==> flow/design.v <==
module single_port_mem
  #(
    parameter WIDTH = 8,
    parameter DEPTH = 64,
    parameter FILE = "",
    parameter INIT = 0
  )
  (
    input wire                     clock,
    input wire [WIDTH-1:0]         data,
    input wire [( 
  (DEPTH <= 2) ? 1 : 
  (DEPTH <= 4) ? 2 : 
  (DEPTH <= 8) ? 3 : 
  (DEPTH <= 16) ? 4 : 
  (DEPTH <= 32) ? 5 : 
  (DEPTH <= 64) ? 6 : 
  (DEPTH <= 128) ? 7 : 
  (DEPTH <= 256) ? 8 : 
  (DEPTH <= 512) ? 9 : 
  (DEPTH <= 1024) ? 10 : 
  (DEPTH <= 2048) ? 11 : 
  (DEPTH <= 4096) ? 12 : 
  (DEPTH <= 8192) ? 13 : 
  (DEPTH <= 16384) ? 14 : 
  (DEPTH <= 32768) ? 15 : 
  (DEPTH <= 65536) ? 16 : 
  (DEPTH <= 131072) ? 17 : 
  (DEPTH <= 262144) ? 18 : 
  (DEPTH <= 524288) ? 19 : 
  (DEPTH <= 1048576) ? 20 : 
  (DEPTH <= 2097152) ? 21 : 
  (DEPTH <= 4194304) ? 22 : 
  (DEPTH <= 8388608) ? 23 : 
  (DEPTH <= 16777216) ? 24 : 
  (DEPTH <= 33554432) ? 25 : 
  (DEPTH <= 67108864) ? 26 : 
  (DEPTH <= 134217728) ? 27 : 
  (DEPTH <= 268435456) ? 28 : 
  (DEPTH <= 536870912) ? 29 : 
  (DEPTH <= 1073741824) ? 30 : 
  -1)-1:0] address,
    input wire                     wr_en,
    output reg [WIDTH-1:0]         q
  );
  reg [WIDTH-1:0] mem [DEPTH-1:0] ;
  always @(posedge clock)
    begin
      if (wr_en)
        begin
          mem[address] <= data;
          q <= data;
        end
      q <= mem[address];
    end
endmodule
module delay
#(
  parameter WIDTH = 1,
  parameter DELAY = 1
)
(
  input  wire clk,
  input  wire rst,
  input  wire [WIDTH-1:0] din,
  output wire [WIDTH-1:0] dout
);
reg [WIDTH-1:0] level_buf [1:DELAY+1];
wire [WIDTH-1:0] level [0:DELAY];
assign level[0] = din;
genvar i;
generate
  for (i=0; i < DELAY; i=i+1)
    begin : gen_delay
      always @(posedge clk)
      begin
        if (rst) begin
          level_buf[i+1] <= {WIDTH{1'b0}};
        end
        else begin
          level_buf[i+1] <= level[i];
        end
      end
      assign level[i+1] = level_buf[i+1];
    end
endgenerate
assign dout = level[DELAY];
endmodule
module unit_adder 
#(
  parameter RADIX = 32
  )
(
  input wire carry_in,  
  input wire [RADIX-1:0] din_a,
  input wire [RADIX-1:0] din_b,
  output wire [RADIX-1:0] dout,
  output wire carry_out  
	);
wire [RADIX:0] dout_full;
assign dout_full = din_a + din_b + carry_in;
assign dout = dout_full[RADIX-1:0];
assign carry_out = dout_full[RADIX];
endmodule
module fp_adder 
  #(
  parameter RADIX = 32,
  parameter DIGITS = 14
  )
(
  input wire start,  
  input wire rst,
  input wire clk,
  input wire digit_in_valid,  
  input wire carry_in,
  input wire [RADIX-1:0] digit_a,
  input wire [RADIX-1:0] digit_b,
  output reg digit_out_valid,
  output reg [RADIX-1:0] digit_res,
  output reg done,   
  output reg carry_out
	);
reg running;
reg [( 
  (DIGITS <= 2) ? 1 : 
  (DIGITS <= 4) ? 2 : 
  (DIGITS <= 8) ? 3 : 
  (DIGITS <= 16) ? 4 : 
  (DIGITS <= 32) ? 5 : 
  (DIGITS <= 64) ? 6 : 
  (DIGITS <= 128) ? 7 : 
  (DIGITS <= 256) ? 8 : 
  (DIGITS <= 512) ? 9 : 
  (DIGITS <= 1024) ? 10 : 
  (DIGITS <= 2048) ? 11 : 
  (DIGITS <= 4096) ? 12 : 
  (DIGITS <= 8192) ? 13 : 
  (DIGITS <= 16384) ? 14 : 
  (DIGITS <= 32768) ? 15 : 
  (DIGITS <= 65536) ? 16 : 
  (DIGITS <= 131072) ? 17 : 
  (DIGITS <= 262144) ? 18 : 
  (DIGITS <= 524288) ? 19 : 
  (DIGITS <= 1048576) ? 20 : 
  (DIGITS <= 2097152) ? 21 : 
  (DIGITS <= 4194304) ? 22 : 
  (DIGITS <= 8388608) ? 23 : 
  (DIGITS <= 16777216) ? 24 : 
  (DIGITS <= 33554432) ? 25 : 
  (DIGITS <= 67108864) ? 26 : 
  (DIGITS <= 134217728) ? 27 : 
  (DIGITS <= 268435456) ? 28 : 
  (DIGITS <= 536870912) ? 29 : 
  (DIGITS <= 1073741824) ? 30 : 
  -1)-1:0] counter;
wire [RADIX-1:0] adder_din_a;
wire [RADIX-1:0] adder_din_b;
wire [RADIX-1:0] adder_dout;
reg adder_carry_in;
wire adder_carry_out;
assign adder_din_a = digit_in_valid ? digit_a : {RADIX{1'b0}};
assign adder_din_b = digit_in_valid ? digit_b : {RADIX{1'b0}}; 
always @(posedge clk) begin
  if (rst) begin
    running <= 1'b0;
    adder_carry_in <= 1'b0;
    counter <= {( 
  (DIGITS <= 2) ? 1 : 
  (DIGITS <= 4) ? 2 : 
  (DIGITS <= 8) ? 3 : 
  (DIGITS <= 16) ? 4 : 
  (DIGITS <= 32) ? 5 : 
  (DIGITS <= 64) ? 6 : 
  (DIGITS <= 128) ? 7 : 
  (DIGITS <= 256) ? 8 : 
  (DIGITS <= 512) ? 9 : 
  (DIGITS <= 1024) ? 10 : 
  (DIGITS <= 2048) ? 11 : 
  (DIGITS <= 4096) ? 12 : 
  (DIGITS <= 8192) ? 13 : 
  (DIGITS <= 16384) ? 14 : 
  (DIGITS <= 32768) ? 15 : 
  (DIGITS <= 65536) ? 16 : 
  (DIGITS <= 131072) ? 17 : 
  (DIGITS <= 262144) ? 18 : 
  (DIGITS <= 524288) ? 19 : 
  (DIGITS <= 1048576) ? 20 : 
  (DIGITS <= 2097152) ? 21 : 
  (DIGITS <= 4194304) ? 22 : 
  (DIGITS <= 8388608) ? 23 : 
  (DIGITS <= 16777216) ? 24 : 
  (DIGITS <= 33554432) ? 25 : 
  (DIGITS <= 67108864) ? 26 : 
  (DIGITS <= 134217728) ? 27 : 
  (DIGITS <= 268435456) ? 28 : 
  (DIGITS <= 536870912) ? 29 : 
  (DIGITS <= 1073741824) ? 30 : 
  -1){1'b0}};
    digit_out_valid <= 1'b0;
    done <= 1'b0;
    carry_out <= 1'b0;
    digit_res <= {DIGITS{1'b0}};
  end 
  else begin
    running <= done ? 1'b0 :
               start ? 1'b1 :
               running;
    adder_carry_in <= start ? carry_in :
                      digit_in_valid ?  adder_carry_out :
                      adder_carry_in;
    counter <= done ? {( 
  (DIGITS <= 2) ? 1 : 
  (DIGITS <= 4) ? 2 : 
  (DIGITS <= 8) ? 3 : 
  (DIGITS <= 16) ? 4 : 
  (DIGITS <= 32) ? 5 : 
  (DIGITS <= 64) ? 6 : 
  (DIGITS <= 128) ? 7 : 
  (DIGITS <= 256) ? 8 : 
  (DIGITS <= 512) ? 9 : 
  (DIGITS <= 1024) ? 10 : 
  (DIGITS <= 2048) ? 11 : 
  (DIGITS <= 4096) ? 12 : 
  (DIGITS <= 8192) ? 13 : 
  (DIGITS <= 16384) ? 14 : 
  (DIGITS <= 32768) ? 15 : 
  (DIGITS <= 65536) ? 16 : 
  (DIGITS <= 131072) ? 17 : 
  (DIGITS <= 262144) ? 18 : 
  (DIGITS <= 524288) ? 19 : 
  (DIGITS <= 1048576) ? 20 : 
  (DIGITS <= 2097152) ? 21 : 
  (DIGITS <= 4194304) ? 22 : 
  (DIGITS <= 8388608) ? 23 : 
  (DIGITS <= 16777216) ? 24 : 
  (DIGITS <= 33554432) ? 25 : 
  (DIGITS <= 67108864) ? 26 : 
  (DIGITS <= 134217728) ? 27 : 
  (DIGITS <= 268435456) ? 28 : 
  (DIGITS <= 536870912) ? 29 : 
  (DIGITS <= 1073741824) ? 30 : 
  -1){1'b0}} :
               running & digit_in_valid ? counter + 1 :
               counter;
    digit_out_valid <= digit_in_valid;
    digit_res <= digit_in_valid ? adder_dout : digit_res;
    done <= digit_in_valid & (counter == (DIGITS-1));
    carry_out <= digit_in_valid & (counter == (DIGITS-1)) ? adder_carry_out : carry_out;
  end
end
unit_adder #(.RADIX(RADIX)) unit_adder_inst (
  .din_a(adder_din_a),
  .din_b(adder_din_b),
  .carry_in(adder_carry_in),
  .carry_out(adder_carry_out),
  .dout(adder_dout)
  );
endmodule
module serial_comparator 
#(
  parameter RADIX = 32,
  parameter DIGITS = 14
  )
(
  input wire start,
  input wire rst,
  input wire clk,
  input wire digit_valid,
  input wire [RADIX-1:0] digit_a, 
  input wire [RADIX-1:0] digit_b, 
  output reg a_bigger_than_b,
  output reg done
);
reg comp_array [DIGITS-1:0];
reg [( 
  (DIGITS <= 2) ? 1 : 
  (DIGITS <= 4) ? 2 : 
  (DIGITS <= 8) ? 3 : 
  (DIGITS <= 16) ? 4 : 
  (DIGITS <= 32) ? 5 : 
  (DIGITS <= 64) ? 6 : 
  (DIGITS <= 128) ? 7 : 
  (DIGITS <= 256) ? 8 : 
  (DIGITS <= 512) ? 9 : 
  (DIGITS <= 1024) ? 10 : 
  (DIGITS <= 2048) ? 11 : 
  (DIGITS <= 4096) ? 12 : 
  (DIGITS <= 8192) ? 13 : 
  (DIGITS <= 16384) ? 14 : 
  (DIGITS <= 32768) ? 15 : 
  (DIGITS <= 65536) ? 16 : 
  (DIGITS <= 131072) ? 17 : 
  (DIGITS <= 262144) ? 18 : 
  (DIGITS <= 524288) ? 19 : 
  (DIGITS <= 1048576) ? 20 : 
  (DIGITS <= 2097152) ? 21 : 
  (DIGITS <= 4194304) ? 22 : 
  (DIGITS <= 8388608) ? 23 : 
  (DIGITS <= 16777216) ? 24 : 
  (DIGITS <= 33554432) ? 25 : 
  (DIGITS <= 67108864) ? 26 : 
  (DIGITS <= 134217728) ? 27 : 
  (DIGITS <= 268435456) ? 28 : 
  (DIGITS <= 536870912) ? 29 : 
  (DIGITS <= 1073741824) ? 30 : 
  -1)-1:0] counter;
reg running;
reg done_buf;
wire digit_a_bigger_than_b;
wire digit_a_equal_to_b;
assign digit_a_bigger_than_b = digit_valid & (digit_a > digit_b);
assign digit_a_equal_to_b = digit_valid & (digit_a == digit_b); 
always @(posedge clk) begin
  if (rst) begin
    comp_array[0] <= 1'b0;
    comp_array[1] <= 1'b0;
    comp_array[2] <= 1'b0;
    comp_array[3] <= 1'b0;
    comp_array[4] <= 1'b0;
    comp_array[5] <= 1'b0;
    comp_array[6] <= 1'b0;
    comp_array[7] <= 1'b0;
    comp_array[8] <= 1'b0;
    comp_array[9] <= 1'b0;
    comp_array[10] <= 1'b0;
    comp_array[11] <= 1'b0;
    comp_array[12] <= 1'b0;
    comp_array[13] <= 1'b0;
  end
  else begin
    comp_array[0] <= digit_valid & (counter == 0) ? digit_a_bigger_than_b :
                     digit_valid ? comp_array[0] & digit_a_equal_to_b :
                     comp_array[0];
    comp_array[1] <= digit_valid & (counter == 1) ? digit_a_bigger_than_b :
                     digit_valid ? comp_array[1] & digit_a_equal_to_b :
                     comp_array[1];
    comp_array[2] <= digit_valid & (counter == 2) ? digit_a_bigger_than_b :
                     digit_valid ? comp_array[2] & digit_a_equal_to_b :
                     comp_array[2];
    comp_array[3] <= digit_valid & (counter == 3) ? digit_a_bigger_than_b :
                     digit_valid ? comp_array[3] & digit_a_equal_to_b :
                     comp_array[3];
    comp_array[4] <= digit_valid & (counter == 4) ? digit_a_bigger_than_b :
                     digit_valid ? comp_array[4] & digit_a_equal_to_b :
                     comp_array[4];
    comp_array[5] <= digit_valid & (counter == 5) ? digit_a_bigger_than_b :
                     digit_valid ? comp_array[5] & digit_a_equal_to_b :
                     comp_array[5];
    comp_array[6] <= digit_valid & (counter == 6) ? digit_a_bigger_than_b :
                     digit_valid ? comp_array[6] & digit_a_equal_to_b :
                     comp_array[6];
    comp_array[7] <= digit_valid & (counter == 7) ? digit_a_bigger_than_b :
                     digit_valid ? comp_array[7] & digit_a_equal_to_b :
                     comp_array[7];
    comp_array[8] <= digit_valid & (counter == 8) ? digit_a_bigger_than_b :
                     digit_valid ? comp_array[8] & digit_a_equal_to_b :
                     comp_array[8];
    comp_array[9] <= digit_valid & (counter == 9) ? digit_a_bigger_than_b :
                     digit_valid ? comp_array[9] & digit_a_equal_to_b :
                     comp_array[9];
    comp_array[10] <= digit_valid & (counter == 10) ? digit_a_bigger_than_b :
                     digit_valid ? comp_array[10] & digit_a_equal_to_b :
                     comp_array[10];
    comp_array[11] <= digit_valid & (counter == 11) ? digit_a_bigger_than_b :
                     digit_valid ? comp_array[11] & digit_a_equal_to_b :
                     comp_array[11];
    comp_array[12] <= digit_valid & (counter == 12) ? digit_a_bigger_than_b :
                     digit_valid ? comp_array[12] & digit_a_equal_to_b :
                     comp_array[12];
    comp_array[13] <= digit_valid & (counter == 13) ? digit_a_bigger_than_b : comp_array[13];
  end
end
always @(posedge clk) begin
  if (rst) begin
    running <= 1'b0;
    done_buf <= 1'b0;
    done <= 1'b0;
    a_bigger_than_b <= 1'b0;
    counter <= {( 
  (DIGITS <= 2) ? 1 : 
  (DIGITS <= 4) ? 2 : 
  (DIGITS <= 8) ? 3 : 
  (DIGITS <= 16) ? 4 : 
  (DIGITS <= 32) ? 5 : 
  (DIGITS <= 64) ? 6 : 
  (DIGITS <= 128) ? 7 : 
  (DIGITS <= 256) ? 8 : 
  (DIGITS <= 512) ? 9 : 
  (DIGITS <= 1024) ? 10 : 
  (DIGITS <= 2048) ? 11 : 
  (DIGITS <= 4096) ? 12 : 
  (DIGITS <= 8192) ? 13 : 
  (DIGITS <= 16384) ? 14 : 
  (DIGITS <= 32768) ? 15 : 
  (DIGITS <= 65536) ? 16 : 
  (DIGITS <= 131072) ? 17 : 
  (DIGITS <= 262144) ? 18 : 
  (DIGITS <= 524288) ? 19 : 
  (DIGITS <= 1048576) ? 20 : 
  (DIGITS <= 2097152) ? 21 : 
  (DIGITS <= 4194304) ? 22 : 
  (DIGITS <= 8388608) ? 23 : 
  (DIGITS <= 16777216) ? 24 : 
  (DIGITS <= 33554432) ? 25 : 
  (DIGITS <= 67108864) ? 26 : 
  (DIGITS <= 134217728) ? 27 : 
  (DIGITS <= 268435456) ? 28 : 
  (DIGITS <= 536870912) ? 29 : 
  (DIGITS <= 1073741824) ? 30 : 
  -1){1'b0}};
  end 
  else begin
    running <= done ? 1'b0 :
               start ? 1'b1 :
               running;
    counter <= done ? {( 
  (DIGITS <= 2) ? 1 : 
  (DIGITS <= 4) ? 2 : 
  (DIGITS <= 8) ? 3 : 
  (DIGITS <= 16) ? 4 : 
  (DIGITS <= 32) ? 5 : 
  (DIGITS <= 64) ? 6 : 
  (DIGITS <= 128) ? 7 : 
  (DIGITS <= 256) ? 8 : 
  (DIGITS <= 512) ? 9 : 
  (DIGITS <= 1024) ? 10 : 
  (DIGITS <= 2048) ? 11 : 
  (DIGITS <= 4096) ? 12 : 
  (DIGITS <= 8192) ? 13 : 
  (DIGITS <= 16384) ? 14 : 
  (DIGITS <= 32768) ? 15 : 
  (DIGITS <= 65536) ? 16 : 
  (DIGITS <= 131072) ? 17 : 
  (DIGITS <= 262144) ? 18 : 
  (DIGITS <= 524288) ? 19 : 
  (DIGITS <= 1048576) ? 20 : 
  (DIGITS <= 2097152) ? 21 : 
  (DIGITS <= 4194304) ? 22 : 
  (DIGITS <= 8388608) ? 23 : 
  (DIGITS <= 16777216) ? 24 : 
  (DIGITS <= 33554432) ? 25 : 
  (DIGITS <= 67108864) ? 26 : 
  (DIGITS <= 134217728) ? 27 : 
  (DIGITS <= 268435456) ? 28 : 
  (DIGITS <= 536870912) ? 29 : 
  (DIGITS <= 1073741824) ? 30 : 
  -1){1'b0}} :
               (start | running) & digit_valid ? counter + 1 :
               counter;
    done_buf <= digit_valid & (counter == (DIGITS-1)) ? 1'b1 : 1'b0;
    done <= done_buf;
    a_bigger_than_b <= comp_array[0] | comp_array[1] | comp_array[2] | comp_array[3] | comp_array[4] | comp_array[5] | comp_array[6] | comp_array[7] | comp_array[8] | comp_array[9] | comp_array[10] | comp_array[11] | comp_array[12] | comp_array[13];
  end
end
wire comp_array_0;
wire comp_array_1;
wire comp_array_2;
wire comp_array_3;
wire comp_array_4;
wire comp_array_5;
wire comp_array_6;
wire comp_array_7;
wire comp_array_8;
wire comp_array_9;
wire comp_array_10;
wire comp_array_11;
wire comp_array_12;
wire comp_array_13;
assign comp_array_0 = comp_array[0];
assign comp_array_1 = comp_array[1];
assign comp_array_2 = comp_array[2];
assign comp_array_3 = comp_array[3];
assign comp_array_4 = comp_array[4];
assign comp_array_5 = comp_array[5];
assign comp_array_6 = comp_array[6];
assign comp_array_7 = comp_array[7];
assign comp_array_8 = comp_array[8];
assign comp_array_9 = comp_array[9];
assign comp_array_10 = comp_array[10];
assign comp_array_11 = comp_array[11];
assign comp_array_12 = comp_array[12];
assign comp_array_13 = comp_array[13];
endmodule
module fp2_sub_add_correction
#(
  parameter RADIX = 32,
  parameter DIGITS = 14,
  parameter DIGITS_LOG = ( 
  (DIGITS <= 2) ? 1 : 
  (DIGITS <= 4) ? 2 : 
  (DIGITS <= 8) ? 3 : 
  (DIGITS <= 16) ? 4 : 
  (DIGITS <= 32) ? 5 : 
  (DIGITS <= 64) ? 6 : 
  (DIGITS <= 128) ? 7 : 
  (DIGITS <= 256) ? 8 : 
  (DIGITS <= 512) ? 9 : 
  (DIGITS <= 1024) ? 10 : 
  (DIGITS <= 2048) ? 11 : 
  (DIGITS <= 4096) ? 12 : 
  (DIGITS <= 8192) ? 13 : 
  (DIGITS <= 16384) ? 14 : 
  (DIGITS <= 32768) ? 15 : 
  (DIGITS <= 65536) ? 16 : 
  (DIGITS <= 131072) ? 17 : 
  (DIGITS <= 262144) ? 18 : 
  (DIGITS <= 524288) ? 19 : 
  (DIGITS <= 1048576) ? 20 : 
  (DIGITS <= 2097152) ? 21 : 
  (DIGITS <= 4194304) ? 22 : 
  (DIGITS <= 8388608) ? 23 : 
  (DIGITS <= 16777216) ? 24 : 
  (DIGITS <= 33554432) ? 25 : 
  (DIGITS <= 67108864) ? 26 : 
  (DIGITS <= 134217728) ? 27 : 
  (DIGITS <= 268435456) ? 28 : 
  (DIGITS <= 536870912) ? 29 : 
  (DIGITS <= 1073741824) ? 30 : 
  -1), 
  parameter FILE_CONST_PX2 = "px2.mem",
  parameter FILE_CONST_PX4 = "px4.mem"
)
(
  input wire start,
  input wire rst,
  input wire clk,
  input wire [2:0] cmd,  
  input wire extension_field_op,  
  output wire mem_a_0_rd_en,
  output wire [DIGITS_LOG-1:0] mem_a_0_rd_addr,
  input  wire [RADIX-1:0] mem_a_0_dout,
  output wire mem_a_1_rd_en,
  output wire [DIGITS_LOG-1:0] mem_a_1_rd_addr,
  input  wire [RADIX-1:0] mem_a_1_dout,
  output wire mem_b_0_rd_en,
  output wire [DIGITS_LOG-1:0] mem_b_0_rd_addr,
  input  wire [RADIX-1:0] mem_b_0_dout,
  output wire mem_b_1_rd_en,
  output wire [DIGITS_LOG-1:0] mem_b_1_rd_addr,
  input  wire [RADIX-1:0] mem_b_1_dout,
  output wire px2_mem_rd_en,
  output wire [DIGITS_LOG-1:0] px2_mem_rd_addr,
  input  wire [RADIX-1:0] px2_mem_dout,
  output wire px4_mem_rd_en,
  output wire [DIGITS_LOG-1:0] px4_mem_rd_addr,
  input  wire [RADIX-1:0] px4_mem_dout,
  input wire mem_c_0_rd_en,
  input wire [DIGITS_LOG-1:0] mem_c_0_rd_addr,
  output  wire [RADIX-1:0] mem_c_0_dout,
  input wire mem_c_1_rd_en,
  input wire [DIGITS_LOG-1:0] mem_c_1_rd_addr,
  output  wire [RADIX-1:0] mem_c_1_dout,
  output reg busy,
  output reg done
);
wire left_adder_start;
wire left_adder_digit_in_valid;
wire left_adder_carry_in;
wire [RADIX-1:0] left_adder_digit_a;
wire [RADIX-1:0] left_adder_digit_b;
wire left_adder_digit_out_valid;
wire [RADIX-1:0] left_adder_digit_res;
wire left_adder_done;
wire left_adder_carry_out;
wire right_adder_start;
wire right_adder_digit_in_valid;
wire right_adder_carry_in;
wire [RADIX-1:0] right_adder_digit_a;
wire [RADIX-1:0] right_adder_digit_b;
wire right_adder_digit_out_valid;
wire [RADIX-1:0] right_adder_digit_res;
wire right_adder_done;
wire right_adder_carry_out;
reg left_comparator_start;
reg left_comparator_digit_valid;
wire [RADIX-1:0] left_comparator_digit_a;
wire [RADIX-1:0] left_comparator_digit_b;
wire left_comparator_a_bigger_than_b;
wire left_comparator_done;
wire right_comparator_start;
wire right_comparator_digit_valid;
wire [RADIX-1:0] right_comparator_digit_a;
wire [RADIX-1:0] right_comparator_digit_b;
wire right_comparator_a_bigger_than_b;
wire right_comparator_done;
wire mem_c_0_add_0_wr_en;
wire [DIGITS_LOG-1:0] mem_c_0_add_0_wr_addr;
wire [DIGITS_LOG-1:0] mem_c_0_wr_addr;
wire [RADIX-1:0] mem_c_0_add_0_din;
wire mem_c_0_add_0_rd_en;
wire [DIGITS_LOG-1:0] mem_c_0_add_0_rd_addr;
wire [RADIX-1:0] mem_c_0_add_0_dout;
wire mem_c_0_add_1_wr_en;
wire [DIGITS_LOG-1:0] mem_c_0_add_1_wr_addr;
wire [RADIX-1:0] mem_c_0_add_1_din; 
wire [RADIX-1:0] mem_c_0_add_1_dout; 
wire mem_c_1_add_0_wr_en;
wire [DIGITS_LOG-1:0] mem_c_1_add_0_wr_addr;
wire [RADIX-1:0] mem_c_1_add_0_din;
wire mem_c_1_add_0_rd_en;
wire [DIGITS_LOG-1:0] mem_c_1_add_0_rd_addr;
wire [RADIX-1:0] mem_c_1_add_0_dout;
wire mem_c_1_add_1_wr_en;
wire [DIGITS_LOG-1:0] mem_c_1_add_1_wr_addr;
wire [RADIX-1:0] mem_c_1_add_1_din; 
wire [RADIX-1:0] mem_c_1_add_1_dout; 
reg [DIGITS_LOG-1:0] rd_counter;
reg [DIGITS_LOG-1:0] rd_counter_buf;
reg add_0_running_pre;
reg add_0_running;
reg left_fpadd_correction_needed;
reg left_fpsub_correction_needed;
reg right_fpadd_correction_needed;
reg right_fpsub_correction_needed;
reg add_1_running_pre;
reg add_1_running;
reg add_counter;
wire comparator_enabled;
wire adder_1_start;
wire init_carry_in;
assign mem_c_0_dout = (cmd == 3'd3) ? mem_c_0_add_0_dout : mem_c_0_add_1_dout;
assign mem_c_1_dout = (cmd == 3'd3) ? mem_c_1_add_0_dout : mem_c_1_add_1_dout;
assign init_carry_in = (start & ((cmd == 3'd2) || (cmd == 3'd4) || (cmd == 3'd5)));
assign left_adder_start = start | adder_1_start;
assign left_adder_carry_in =  init_carry_in || (adder_1_start & left_fpadd_correction_needed);
assign left_adder_digit_in_valid = add_0_running | add_1_running;
assign left_adder_digit_a = add_0_running ? mem_a_0_dout :
                            add_1_running ? mem_c_0_add_0_dout :
                            {RADIX{1'b0}}; 
assign left_adder_digit_b = add_0_running & ((cmd == 3'd1) || (cmd == 3'd3)) ? mem_b_0_dout :
                            add_0_running ? ~(mem_b_0_dout) :
                            add_1_running & (cmd == 3'd1) & left_fpadd_correction_needed ? ~(px2_mem_dout) :
                            add_1_running & (((cmd == 3'd2) & left_fpsub_correction_needed) || (cmd == 3'd4)) ? px2_mem_dout :
                            add_1_running & (cmd == 3'd5)? px4_mem_dout :
                            {RADIX{1'b0}};
assign right_adder_start = left_adder_start & extension_field_op;
assign right_adder_carry_in = init_carry_in || ((cmd == 3'd1) & right_fpadd_correction_needed);
assign right_adder_digit_in_valid = left_adder_digit_in_valid & extension_field_op;
assign right_adder_digit_a = add_0_running & extension_field_op ? mem_a_1_dout :
                             add_1_running & extension_field_op ? mem_c_1_add_0_dout :
                            {RADIX{1'b0}}; 
assign right_adder_digit_b = add_0_running & extension_field_op & ((cmd == 3'd1) || (cmd == 3'd3)) ? mem_b_1_dout :
                             add_0_running & extension_field_op ? ~(mem_b_1_dout) :
                             add_1_running & extension_field_op & (cmd == 3'd1) & right_fpadd_correction_needed ? ~(px2_mem_dout) :
                             add_1_running & extension_field_op & (((cmd == 3'd2) & right_fpsub_correction_needed) || (cmd == 3'd4)) ? px2_mem_dout :
                             add_1_running & extension_field_op & (cmd == 3'd5)? px4_mem_dout :
                             {RADIX{1'b0}};
assign mem_a_0_rd_en = add_0_running_pre;
assign mem_a_0_rd_addr = mem_a_0_rd_en ? rd_counter : {DIGITS_LOG{1'b0}};
assign mem_b_0_rd_en = mem_a_0_rd_en;
assign mem_b_0_rd_addr = mem_a_0_rd_addr;
assign mem_c_0_add_0_wr_en = left_adder_digit_out_valid & (add_counter == 1'b0);
assign mem_c_0_add_0_wr_addr = (add_counter == 1'b0) ? mem_c_0_wr_addr : {DIGITS_LOG{1'b0}};
assign mem_c_0_add_0_din = (add_counter == 1'b0) ? left_adder_digit_res : {RADIX{1'b0}};
assign mem_c_0_add_0_rd_en = add_1_running_pre;
assign mem_c_0_add_0_rd_addr = (add_counter == 1'b1) ? rd_counter : {DIGITS_LOG{1'b0}};
assign mem_c_0_add_1_wr_en = left_adder_digit_out_valid & (add_counter == 1'b1);
assign mem_c_0_add_1_wr_addr = (add_counter == 1'b1) ? mem_c_0_wr_addr : {DIGITS_LOG{1'b0}};
assign mem_c_0_add_1_din = (add_counter == 1'b1) ? left_adder_digit_res : {RADIX{1'b0}};
assign mem_a_1_rd_addr = mem_a_0_rd_addr;
assign mem_a_1_rd_en = mem_a_0_rd_en;
assign mem_b_1_rd_addr = mem_b_0_rd_addr;
assign mem_b_1_rd_en = mem_b_0_rd_en;
assign mem_c_1_add_0_wr_en = extension_field_op & mem_c_0_add_0_wr_en;
assign mem_c_1_add_0_wr_addr = extension_field_op ? mem_c_0_add_0_wr_addr : {DIGITS_LOG{1'b0}};
assign mem_c_1_add_0_din = (add_counter == 1'b0) & extension_field_op ? right_adder_digit_res : {RADIX{1'b0}};
assign mem_c_1_add_0_rd_en = extension_field_op & add_1_running_pre;
assign mem_c_1_add_0_rd_addr = extension_field_op ? mem_c_0_add_0_rd_addr : {DIGITS_LOG{1'b0}};
assign mem_c_1_add_1_wr_en = extension_field_op & mem_c_0_add_1_wr_en;
assign mem_c_1_add_1_wr_addr = extension_field_op ? mem_c_0_add_1_wr_addr : {DIGITS_LOG{1'b0}};
assign mem_c_1_add_1_din = extension_field_op & (add_counter == 1'b1) ? right_adder_digit_res : {RADIX{1'b0}};
assign comparator_enabled = (add_counter == 1'b0) & (cmd == 3'd1);
assign left_comparator_digit_a = comparator_enabled ? left_adder_digit_res : {RADIX{1'b0}};
assign left_comparator_digit_b = comparator_enabled ? px2_mem_dout : {RADIX{1'b0}};
assign right_comparator_start = left_comparator_start & extension_field_op;
assign right_comparator_digit_valid = left_comparator_digit_valid & extension_field_op;
assign right_comparator_digit_a = comparator_enabled & extension_field_op ? right_adder_digit_res : {RADIX{1'b0}};
assign right_comparator_digit_b = extension_field_op ? left_comparator_digit_b : {RADIX{1'b0}};
assign px2_mem_rd_en = (cmd == 3'd1) || (((cmd == 3'd2) || (cmd == 3'd4)) & add_1_running_pre);
assign px2_mem_rd_addr = (add_1_running_pre & px2_mem_rd_en) ? rd_counter : 
                         px2_mem_rd_en ? rd_counter_buf :
                         {DIGITS_LOG{1'b0}};
assign px4_mem_rd_en = (cmd == 3'd5) & add_1_running_pre;
assign px4_mem_rd_addr = px4_mem_rd_en ? rd_counter : {DIGITS_LOG{1'b0}}; 
always @(posedge clk) begin
  if (rst) begin
    add_0_running_pre <= 1'b0;
    add_0_running <= 1'b0;
    add_1_running_pre <= 1'b0;
    add_1_running <= 1'b0;
    busy <= 1'b0;
    done <= 1'b0;
    add_counter <= 1'b0;  
    rd_counter <= {DIGITS_LOG{1'b0}};
    rd_counter_buf <= {DIGITS_LOG{1'b0}};
    left_comparator_start <= 1'b0;
    left_comparator_digit_valid <= 1'b0; 
    left_fpadd_correction_needed <= 1'b0;
    right_fpadd_correction_needed <= 1'b0;
    left_fpsub_correction_needed <= 1'b0; 
    right_fpsub_correction_needed <= 1'b0;  
  end 
  else begin
    add_0_running_pre <= start ? 1'b1 :
                         (rd_counter == (DIGITS-1)) ? 1'b0 :
                         add_0_running_pre;
    add_0_running <= add_0_running_pre;
    add_1_running_pre <= adder_1_start ? 1'b1 :  
                         (rd_counter == (DIGITS-1)) ? 1'b0 :
                         add_1_running_pre;
    add_1_running <= add_1_running_pre;
    add_counter <= start | done ? 1'b0 :
                   left_adder_done ? 1'b1 :
                   add_counter;
    busy <= start ? 1'b1 :
            done ? 1'b0 :
            busy;
    rd_counter <= start | adder_1_start ? {DIGITS_LOG{1'b0}} :  
                  busy & (rd_counter < (DIGITS-1)) ? rd_counter + 1 :
                  rd_counter;
    rd_counter_buf <= rd_counter;
    left_comparator_start <= left_adder_start & (add_counter == 1'b0) & (cmd == 3'd1);
    left_comparator_digit_valid <= (add_counter == 1'b0) & (cmd == 3'd1) ? left_adder_digit_in_valid : 1'b0; 
    left_fpadd_correction_needed <= start | done ? 1'b0 :
                                    (cmd == 3'd1) & left_comparator_a_bigger_than_b & left_comparator_done ? 1'b1 :
                                    left_fpadd_correction_needed;
    right_fpadd_correction_needed <= start | done ? 1'b0 :
                                    (cmd == 3'd1) & right_comparator_a_bigger_than_b & right_comparator_done ? 1'b1 :
                                    right_fpadd_correction_needed;
    left_fpsub_correction_needed <= start | done ? 1'b0 :
                                    (mem_c_0_add_0_wr_en & (mem_c_0_add_0_wr_addr == (DIGITS-1))) ? mem_c_0_add_0_din[RADIX-1] :
                                    left_fpsub_correction_needed;
    right_fpsub_correction_needed <= start | done ? 1'b0 :
                                    (mem_c_1_add_0_wr_en & (mem_c_1_add_0_wr_addr == (DIGITS-1))) ? mem_c_1_add_0_din[RADIX-1] :
                                    right_fpsub_correction_needed;
    done <= (cmd == 3'd3) ? mem_c_0_add_0_wr_en & (mem_c_0_wr_addr == (DIGITS-1)) :
            (add_counter == 1'b1) & mem_c_0_add_1_wr_en & (mem_c_0_wr_addr == (DIGITS-1));
  end
end
fp_adder #(.RADIX(RADIX), .DIGITS(DIGITS)) fp_left_adder_inst (
  .start(left_adder_start),
  .rst(rst),
  .clk(clk),
  .digit_in_valid(left_adder_digit_in_valid),
  .carry_in(left_adder_carry_in),
  .digit_a(left_adder_digit_a),
  .digit_b(left_adder_digit_b),
  .digit_out_valid(left_adder_digit_out_valid),
  .digit_res(left_adder_digit_res),
  .done(left_adder_done),
  .carry_out(left_adder_carry_out)
  );
fp_adder #(.RADIX(RADIX), .DIGITS(DIGITS)) fp_right_adder_inst (
  .start(right_adder_start),
  .rst(rst),
  .clk(clk),
  .digit_in_valid(right_adder_digit_in_valid),
  .carry_in(right_adder_carry_in),
  .digit_a(right_adder_digit_a),
  .digit_b(right_adder_digit_b),
  .digit_out_valid(right_adder_digit_out_valid),
  .digit_res(right_adder_digit_res),
  .done(right_adder_done),
  .carry_out(right_adder_carry_out)
  );
serial_comparator #(.RADIX(RADIX), .DIGITS(DIGITS)) left_serial_comparator_inst (
  .start(left_comparator_start),
  .rst(rst),
  .clk(clk),
  .digit_valid(left_comparator_digit_valid), 
  .digit_a(left_comparator_digit_a),
  .digit_b(left_comparator_digit_b), 
  .a_bigger_than_b(left_comparator_a_bigger_than_b),
  .done(left_comparator_done)
  );
serial_comparator #(.RADIX(RADIX), .DIGITS(DIGITS)) right_serial_comparator_inst (
  .start(right_comparator_start),
  .rst(rst),
  .clk(clk),
  .digit_valid(right_comparator_digit_valid), 
  .digit_a(right_comparator_digit_a),
  .digit_b(right_comparator_digit_b), 
  .a_bigger_than_b(right_comparator_a_bigger_than_b),
  .done(right_comparator_done)
  );
single_port_mem #(.WIDTH(RADIX), .DEPTH(DIGITS)) single_port_mem_inst_c_0_add_0 (  
  .clock(clk),
  .data(mem_c_0_add_0_din),
  .address(mem_c_0_add_0_wr_en ? mem_c_0_add_0_wr_addr : (mem_c_0_add_0_rd_en ? mem_c_0_add_0_rd_addr : mem_c_0_rd_addr)),
  .wr_en(mem_c_0_add_0_wr_en),
  .q(mem_c_0_add_0_dout)
  );
single_port_mem #(.WIDTH(RADIX), .DEPTH(DIGITS)) single_port_mem_inst_c_0_add_1 (  
  .clock(clk),
  .data(mem_c_0_add_1_din),
  .address(mem_c_0_add_1_wr_en ? mem_c_0_add_1_wr_addr : mem_c_0_rd_addr),
  .wr_en(mem_c_0_add_1_wr_en),
  .q(mem_c_0_add_1_dout)
  );
single_port_mem #(.WIDTH(RADIX), .DEPTH(DIGITS)) single_port_mem_inst_c_1_add_0 (  
  .clock(clk),
  .data(mem_c_1_add_0_din),
  .address(mem_c_1_add_0_wr_en ? mem_c_1_add_0_wr_addr : (mem_c_1_add_0_rd_en ? mem_c_1_add_0_rd_addr : mem_c_1_rd_addr)),
  .wr_en(mem_c_1_add_0_wr_en),
  .q(mem_c_1_add_0_dout)
  );
single_port_mem #(.WIDTH(RADIX), .DEPTH(DIGITS)) single_port_mem_inst_c_1_add_1 (  
  .clock(clk),
  .data(mem_c_1_add_1_din),
  .address(mem_c_1_add_1_wr_en ? mem_c_1_add_1_wr_addr : mem_c_1_rd_addr),
  .wr_en(mem_c_1_add_1_wr_en),
  .q(mem_c_1_add_1_dout)
  );
delay #(.WIDTH(1), .DELAY(3)) delay_inst_adder_1_start (
  .clk(clk),
  .rst(rst),
  .din(left_adder_done & (add_counter == 1'b0) & (cmd != 3'd3)),
  .dout(adder_1_start)
  );
delay #(.WIDTH(DIGITS_LOG), .DELAY(1)) delay_inst_mem_c_0_wr_addr (
  .clk(clk),
  .rst(rst),
  .din(rd_counter_buf),
  .dout(mem_c_0_wr_addr)
  );
endmodule
# [Step by step through the tools: fp2_sub_add_correction]
# Tool output for the design above before and after an edit, in the order of the flow.
# "before" refers to lines of the RTL above, "after" to lines of the edited file.
# "change": "after" minus "before" as printed here. "rel_change_pct": 100 x difference / "before".
# Operators: Yosys type, input widths -> output width; for muxes data width and select width s.
# Cell names lack the library's common part.
# The mark n/a stands for no value.
[inputs] top_module="fp2_sub_add_correction" clock="clk" library="sky130hd" corner="tt_025C_1v80"

# [Diff]
# Unified diff, file above to edited file.
# This change comes from a script, not from a designer. The edited design behaves differently; no optimisation was intended.
# begin of diff
@@ -99,5 +99,5 @@
 	);
 wire [RADIX:0] dout_full;
-assign dout_full = din_a + din_b + carry_in;
+assign dout_full = (din_a | din_b) + carry_in;
 assign dout = dout_full[RADIX-1:0];
 assign carry_out = dout_full[RADIX];
# end of diff

# [Elaborated design]
# Source: Yosys, flattened and elaborated. Widths are those after wreduce. Registers that Yosys merges into a memory's read port (data or address) are not register bits. Print and check cells do not count. Equal cells are merged and count once.
# Memory sizes are those after Yosys's memory passes, which may raise the word count (mostly to a power of two), join words into wider ones and drop unused or constant bits.
[op_classes] element="addsub" before=8 after=6 change=-2 rel_change_pct=-25.00
[op_classes] element="compare" before=3 after=3 change=0 rel_change_pct=0.00
[op_classes] element="equal" before=39 after=39 change=0 rel_change_pct=0.00
[op_classes] element="n_mux" before=120 after=120 change=0 rel_change_pct=0.00
[op_classes] element="n_logic" before=145 after=147 change=2 rel_change_pct=1.38
[op_classes] element="reduce_and_logical" before=47 after=47 change=0 rel_change_pct=0.00
[ops] cell="$add 32x32->33" before=2 after=0 change=-2 rel_change_pct=-100.00
[ops] cell="$or 32x32->32" before=0 after=2 change=2
[ops] cell="$and 1x1->1" before=109 after=109 change=0 rel_change_pct=0.00
[ops] cell="$mux 1" before=68 after=68 change=0 rel_change_pct=0.00
[ops] cell="$mux 32" before=32 after=32 change=0 rel_change_pct=0.00
[ops] cell="$or 1x1->1" before=31 after=31 change=0 rel_change_pct=0.00
[ops] cell="$reduce_bool 2->1" before=31 after=31 change=0 rel_change_pct=0.00
[ops] cell="$mux 4" before=20 after=20 change=0 rel_change_pct=0.00
[ops] cell="$eq 4x4->1 const B" before=17 after=17 change=0 rel_change_pct=0.00
[ops] cell="$eq 4x3->1 const B" before=8 after=8 change=0 rel_change_pct=0.00
[ops] cell="$logic_or 1x1->1" before=8 after=8 change=0 rel_change_pct=0.00
[ops] cell="$reduce_or 2->1" before=6 after=6 change=0 rel_change_pct=0.00
[ops] cell="$add 4x1->4 const B" before=4 after=4 change=0 rel_change_pct=0.00
[ops] cell="$eq 4x2->1 const B" before=4 after=4 change=0 rel_change_pct=0.00
[ops] cell="$not 32->32" before=3 after=3 change=0 rel_change_pct=0.00
[ops] cell="$add 33x1->33" before=2 after=2 change=0 rel_change_pct=0.00
[ops] cell="$eq 3x2->1 const B" before=2 after=2 change=0 rel_change_pct=0.00
[ops] cell="$eq 3x3->1 const B" before=2 after=2 change=0 rel_change_pct=0.00
[ops] cell="$eq 32x32->1" before=2 after=2 change=0 rel_change_pct=0.00
[ops] cell="$eq 4x1->1 const B" before=2 after=2 change=0 rel_change_pct=0.00
[ops] cell="$gt 32x32->1" before=2 after=2 change=0 rel_change_pct=0.00
[ops] cell="$logic_not 4->1" before=2 after=2 change=0 rel_change_pct=0.00
[ops] cell="$not 1->1" before=2 after=2 change=0 rel_change_pct=0.00
[ops] cell="$eq 3x1->1 const B" before=1 after=1 change=0 rel_change_pct=0.00
[ops] cell="$lt 4x4->1 const B" before=1 after=1 change=0 rel_change_pct=0.00
[ops] cell="$ne 3x2->1 const B" before=1 after=1 change=0 rel_change_pct=0.00
[word_totals] element="regBits" before=145 after=145 change=0 rel_change_pct=0.00
[word_totals] element="ram_bits" before=1792 after=1792 change=0 rel_change_pct=0.00
[word_totals] element="clocked_rd_ports_x_width" before=128 after=128 change=0 rel_change_pct=0.00
[word_totals] element="memories" before=4 after=4 change=0 rel_change_pct=0.00
[word_totals] element="in_bits" before=209 after=209 change=0 rel_change_pct=0.00
[word_totals] element="output_inout_bits" before=96 after=96 change=0 rel_change_pct=0.00
[word_totals] element="word_cells" before=431 after=431 change=0 rel_change_pct=0.00
[memory_table] element="memory_list" before="single_port_mem_inst_c_0_add_0.mem 14 x 32 bit 1R1W; single_port_mem_inst_c_0_add_1.mem 14 x 32 bit 1R1W; single_port_mem_inst_c_1_add_0.mem 14 x 32 bit 1R1W; single_port_mem_inst_c_1_add_1.mem 14 x 32 bit 1R1W" after="single_port_mem_inst_c_0_add_0.mem 14 x 32 bit 1R1W; single_port_mem_inst_c_0_add_1.mem 14 x 32 bit 1R1W; single_port_mem_inst_c_1_add_0.mem 14 x 32 bit 1R1W; single_port_mem_inst_c_1_add_1.mem 14 x 32 bit 1R1W"

# [Longest topological paths]
# Depth = most cells in a row (Yosys ltp): at word level without a register or memory, in the mapped netlist without a sequential cell, where the memories' decode and read muxes count.
[depth] element="ltp_word" before=13 after=13 change=0 rel_change_pct=0.00
[depth] element="abc_area" before="0" after="0"
[depth] element="depth_mapped" before=20 after=20 change=0 rel_change_pct=0.00

# [After synthesis]
# Source: synth_stat.txt of the flow (Yosys; design flattened, memories mapped). It holds for the ABC_AREA given above (unset counts as 0); a run with the other value may have another netlist.
[types] type="nand2_1" before=547 after=702 change=155 rel_change_pct=28.34
[types] type="nor3_1" before=33 after=144 change=111 rel_change_pct=336.36
[types] type="and3_1" before=79 after=173 change=94 rel_change_pct=118.99
[types] type="and2_1" before=198 after=124 change=-74 rel_change_pct=-37.37
[types] type="a211oi_1" before=151 after=77 change=-74 rel_change_pct=-49.01
[types] type="a22o_1" before=64 after=2 change=-62 rel_change_pct=-96.88
[types] type="buf_2" before=85 after=24 change=-61 rel_change_pct=-71.76
[types] type="clkbuf_1" before=236 after=294 change=58 rel_change_pct=24.58
[types] type="ha_1" before=139 after=81 change=-58 rel_change_pct=-41.73
[types] type="a221oi_1" before=64 after=14 change=-50 rel_change_pct=-78.12
[types] type="a311oi_1" before=34 after=69 change=35 rel_change_pct=102.94
[types] type="a21o_1" before=64 after=31 change=-33 rel_change_pct=-51.56
[types] type="nand2b_1" before=11 after=41 change=30 rel_change_pct=272.73
[types] type="o211ai_1" before=43 after=14 change=-29 rel_change_pct=-67.44
[types] type="o21ai_1" before=30 after=1 change=-29 rel_change_pct=-96.67
[types] type="xor2_1" before=59 after=32 change=-27 rel_change_pct=-45.76
[types] type="o22ai_1" before=40 after=15 change=-25 rel_change_pct=-62.50
[types] type="buf_1" before=17 after=42 change=25 rel_change_pct=147.06
# The list need not be complete.
[mapped] element="cells" before=5552 after=5544 change=-8 rel_change_pct=-0.14
[mapped] element="yosys_area_um2" before=86842.0 after=85383.1 change=-1458.9 rel_change_pct=-1.68
[mapped] element="seq_area_um2" before=59276.9 after=59276.9 change=0.0 rel_change_pct=0.00
[mapped] element="ff_cells" before=2065 after=2065 change=0 rel_change_pct=0.00
# By module: a second synthesis without flattening, with its own total; a netlist apart from the flattened one above.
[unflattened] element="hier_cells" before=5459 after=5243 change=-216 rel_change_pct=-3.96
[unflattened] element="hier_area_um2" before=89086.7 after=87297.5 change=-1789.2 rel_change_pct=-2.01
# Rows give one instance, submodules left out.
[by_module_before] mod="single_port_mem" instances=4 cells=768 area_um2=17649.4
[by_module_before] mod="fp2_sub_add_correction" instances=1 cells=999 area_um2=7209.4
[by_module_before] mod="serial_comparator" instances=2 cells=244 area_um2=1946.9
[by_module_before] mod="fp_adder" instances=2 cells=210 area_um2=1909.3
[by_module_before] mod="unit_adder #(RADIX=32)" instances=2 cells=233 area_um2=1691.6
[by_module_before] mod="delay" instances=1 cells=8 area_um2=105.1
[by_module_before] mod="delay" instances=1 cells=6 area_um2=78.8
[by_module_after] mod="single_port_mem" instances=4 cells=768 area_um2=17649.4
[by_module_after] mod="fp2_sub_add_correction" instances=1 cells=999 area_um2=7209.4
[by_module_after] mod="serial_comparator" instances=2 cells=244 area_um2=1946.9
[by_module_after] mod="fp_adder" instances=2 cells=210 area_um2=1909.3
[by_module_after] mod="unit_adder #(RADIX=32)" instances=2 cells=125 area_um2=797.0
[by_module_after] mod="delay" instances=1 cells=8 area_um2=105.1
[by_module_after] mod="delay" instances=1 cells=6 area_um2=78.8

# [Timing after synthesis]
# OpenSTA on the mapped netlist: ideal clock, no wires. The path of least setup slack (recovery checks aside). Input and output delay are each 20% of the period. Register names are those of the netlist, which keeps one name where synthesis merged equal registers.
[synth_path] element="kind" before="input to register" after="input to register"
[synth_path] element="start" before="input port mem_c_0_rd_addr[3]" after="input port extension_field_op"
[synth_path] element="end" before="memory single_port_mem_inst_c_0_add_0.mem[12][0]" after="memory single_port_mem_inst_c_1_add_0.mem[2][0]"
[synth_path] element="tclk_ns" before=5.0 after=5.0 change=0.0 rel_change_pct=0.00
[synth_path] element="in_delay_ns" before=1.000 after=1.000 change=0.000 rel_change_pct=0.00
[synth_path] element="launch_ns" before=1.000 after=1.000 change=0.000 rel_change_pct=0.00
[synth_path] element="t_arrival_ns" before=6.193 after=5.092 change=-1.101 rel_change_pct=-17.78
[synth_path] element="required_ns" before=4.405 after=4.498 change=0.093 rel_change_pct=2.11
[synth_path] element="path_slack_ns" before=-1.788 after=-0.594 change=1.194
[synth_path] element="path_delay_ns" before=5.788 after=4.594 change=-1.194 rel_change_pct=-20.63
[synth_path] element="path_stages" before=2 after=6 change=4 rel_change_pct=200.00
[synth_path] element="synth_period_reached_ns" before=6.788 after=5.594 change=-1.194 rel_change_pct=-17.59
# "path_delay_ns" = arrival - input delay + setup time.
# "path_stages": output pins that drive a net of the path, with the launching flip-flop's if there is one; two outputs of one cell count as two.
# "synth_period_reached_ns" is the clock period less the worst setup slack; recovery checks do not enter. This is arithmetic on one report: input and output delays are still those of the set period (20% each).
# Between the ends stands the longest chain of elaborated cells between them, by number of cells; it is not shown to be the way that was timed. Of several equally long chains one is given.
# Each line given opens the expression or statement behind the cell; cells for indexed reads and writes are added by Yosys, which also makes memories of some case tables.
[synth_via_before] cell_sequence="nand2_1 > a2111oi_0" elab_chain_cells=3 cells_between=3 lines_between=2 cone_classes="mux: 3"
[synth_lines_before] element="from (decl)" line=548 text="input wire [DIGITS_LOG-1:0] mem_c_0_rd_addr,"
[synth_lines_before] element="$mux 4 (2 in a row)" line=789 text=".address(mem_c_0_add_0_wr_en ? mem_c_0_add_0_wr_addr : (mem_c_0_add_0_rd_en ? mem_c_0_add_0_rd_addr : mem_c_0_ ..."
[synth_lines_before] element="$mux 4" line=49 text="if (wr_en)"
[synth_lines_before] element="to (decl)" line=46 text="reg [WIDTH-1:0] mem [DEPTH-1:0] ;"
# after: The path ends at the enable pin of a flip-flop; only ways to that pin are counted.
[synth_via_after] cell_sequence="clkbuf_1 > buf_2 > buf_2 > nand2_1 > clkbuf_1 > nor4_1" elab_chain_cells=4 cells_between=8 lines_between=6 cone_classes="mux: 6; logic: 2"
[synth_lines_after] element="from (decl)" line=528 text="input wire extension_field_op,"
[synth_lines_after] element="$mux 4" line=668 text="assign mem_c_1_add_0_rd_addr = extension_field_op ? mem_c_0_add_0_rd_addr : {DIGITS_LOG{1'b0}};"
[synth_lines_after] element="$mux 4 (2 in a row)" line=803 text=".address(mem_c_1_add_0_wr_en ? mem_c_1_add_0_wr_addr : (mem_c_1_add_0_rd_en ? mem_c_1_add_0_rd_addr : mem_c_1_ ..."
[synth_lines_after] element="$mux 4" line=49 text="if (wr_en)"
[synth_lines_after] element="to (decl)" line=46 text="reg [WIDTH-1:0] mem [DEPTH-1:0] ;"

# [Worst path after layout]
# From the final timing report of the runs of set A: the path of least setup slack in the routed layout; clock arrival at registers is part of the times.
[layout_path] element="kind" before="input to output" after="input to output"
[layout_path] element="start" before="input port cmd[0]" after="input port cmd[0]"
[layout_path] element="end" before="output port px2_mem_rd_addr[2]" after="output port mem_c_1_dout[22]"
[layout_path] element="tclk_ns" before=4.82 after=4.82 change=0.00 rel_change_pct=0.00
[layout_path] element="in_delay_ns" before=0.96 after=0.96 change=0.00 rel_change_pct=0.00
[layout_path] element="output_delay_ns" before=0.96 after=0.96 change=0.00 rel_change_pct=0.00
[layout_path] element="launch_ns" before=0.96 after=0.96 change=0.00 rel_change_pct=0.00
[layout_path] element="t_arrival_ns" before=3.83 after=3.74 change=-0.09 rel_change_pct=-2.35
[layout_path] element="required_ns" before=3.86 after=3.86 change=0.00 rel_change_pct=0.00
[layout_path] element="path_slack_ns" before=0.03 after=0.12 change=0.09
[layout_path] element="path_stages" before=9 after=9 change=0 rel_change_pct=0.00
# Between the ends stands the longest chain of elaborated cells between them, by number of cells; it is not shown to be the way that was timed. Of several equally long chains one is given.
[layout_via_before] cell_sequence="clkdlybuf4s50_1 > buf_4 > buf_4 > nand2b_1 > a21boi_0 > a22oi_1 > o21ai_0 > buf_4 > clkdlybuf4s50_1" elab_chain_cells=6 cells_between=9 cone_classes="eq/ne: 3; mux: 2; logic: 2; reduce/logical: 2"
[layout_lines_before] element="from (decl)" line=527 text="input wire [2:0] cmd,"
[layout_lines_before] element="$eq 3x2->1" line=679 text="assign px2_mem_rd_en = (cmd == 3'd1) || (((cmd == 3'd2) || (cmd == 3'd4)) & add_1_running_pre);"
[layout_lines_before] element="$logic_or 1x1->1" line=679
[layout_lines_before] element="$and 1x1->1" line=679
[layout_lines_before] element="$logic_or 1x1->1" line=679
[layout_lines_before] element="$mux 4" line=681 text="px2_mem_rd_en ? rd_counter_buf :"
[layout_lines_before] element="$mux 4" line=680 text="assign px2_mem_rd_addr = (add_1_running_pre & px2_mem_rd_en) ? rd_counter :"
[layout_lines_before] element="to (decl)" line=542 text="output wire [DIGITS_LOG-1:0] px2_mem_rd_addr,"
[layout_via_after] cell_sequence="clkdlybuf4s50_1 > buf_4 > nor2b_4 > buf_12 > buf_4 > nand2_4 > buf_12 > mux2_2 > clkdlybuf4s50_1" elab_chain_cells=2 cells_between=2 cone_classes="eq/ne: 1; mux: 1"
[layout_lines_after] element="from (decl)" line=527 text="input wire [2:0] cmd,"
[layout_lines_after] element="$eq 3x2->1" line=622 text="assign mem_c_1_dout = (cmd == 3'd3) ? mem_c_1_add_0_dout : mem_c_1_add_1_dout;"
[layout_lines_after] element="$mux 32" line=622
[layout_lines_after] element="to (decl)" line=552 text="output  wire [RADIX-1:0] mem_c_1_dout,"

# [Flow runs]
# Runs of the flow (Yosys, OpenROAD) on both versions; the two runs of a pair have the same settings. The constraints put input and output delay at 20% of the set period each and load the outputs with 0.01 pF.
[settings_set_A] CORE_UTILIZATION=40 PLACE_DENSITY=0.6 period_ns=4.82 CAP_MARGIN=20 CORE_MARGIN=2 SLEW_MARGIN=20
[results_set_A] element="post_synth_area_um2" before=86842.0 after=85383.1 change=-1458.9 rel_change_pct=-1.68
[results_set_A] element="design_die_area_um2" before=220848.0 after=217170.0 change=-3678.0 rel_change_pct=-1.67
[results_set_A] element="stdcell_area_um2" before=103325.0 after=102053.0 change=-1272.0 rel_change_pct=-1.23
[results_set_A] element="post_route_util_frac" before=0.477 after=0.481 change=0.004
[results_set_A] element="final_setup_ws_ns" before=0.030 after=0.115 change=0.085
[results_set_A] element="tns_setup_ns" before=0.000 after=0.000 change=0.000
[results_set_A] element="power_uw" before=38014 after=38671 change=657 rel_change_pct=1.73
[results_set_A] element="achieved_clock_period_ns" before=4.790 after=4.705 change=-0.085 rel_change_pct=-1.77
[settings_set_B] ABC_AREA=1 CAP_MARGIN=5 CORE_ASPECT_RATIO=0.85 CORE_UTILIZATION=49 CTS_CLUSTER_SIZE=55 GPL_ROUTABILITY_DRIVEN=1 GPL_TIMING_DRIVEN=1 PLACE_DENSITY_LB_ADDON=0.13 SLEW_MARGIN=0 TNS_END_PERCENT=30 period_ns=5.71 CORE_MARGIN=2
[results_set_B] element="post_synth_area_um2" before=88658.8 after=85198.0 change=-3460.8 rel_change_pct=-3.90
[results_set_B] element="design_die_area_um2" before=184368.0 after=177235.0 change=-7133.0 rel_change_pct=-3.87
[results_set_B] element="stdcell_area_um2" before=102628.0 after=98704.7 change=-3923.3 rel_change_pct=-3.82
[results_set_B] element="post_route_util_frac" before=0.572 after=0.57 change=-0.002
[results_set_B] element="final_setup_ws_ns" before=0.132 after=0.704 change=0.572
[results_set_B] element="tns_setup_ns" before=0.000 after=0.000 change=0.000
[results_set_B] element="power_uw" before=32105 after=32663 change=558 rel_change_pct=1.74
[results_set_B] element="achieved_clock_period_ns" before=5.578 after=5.006 change=-0.572 rel_change_pct=-10.25
# "achieved_clock_period_ns": clock period set for the run, less the worst setup slack. It is reckoned from that one timing run; input and output delays stay at 20% of the period that was set.
# "power_uw": no workload was simulated; the value follows from the tool's default switching activity.
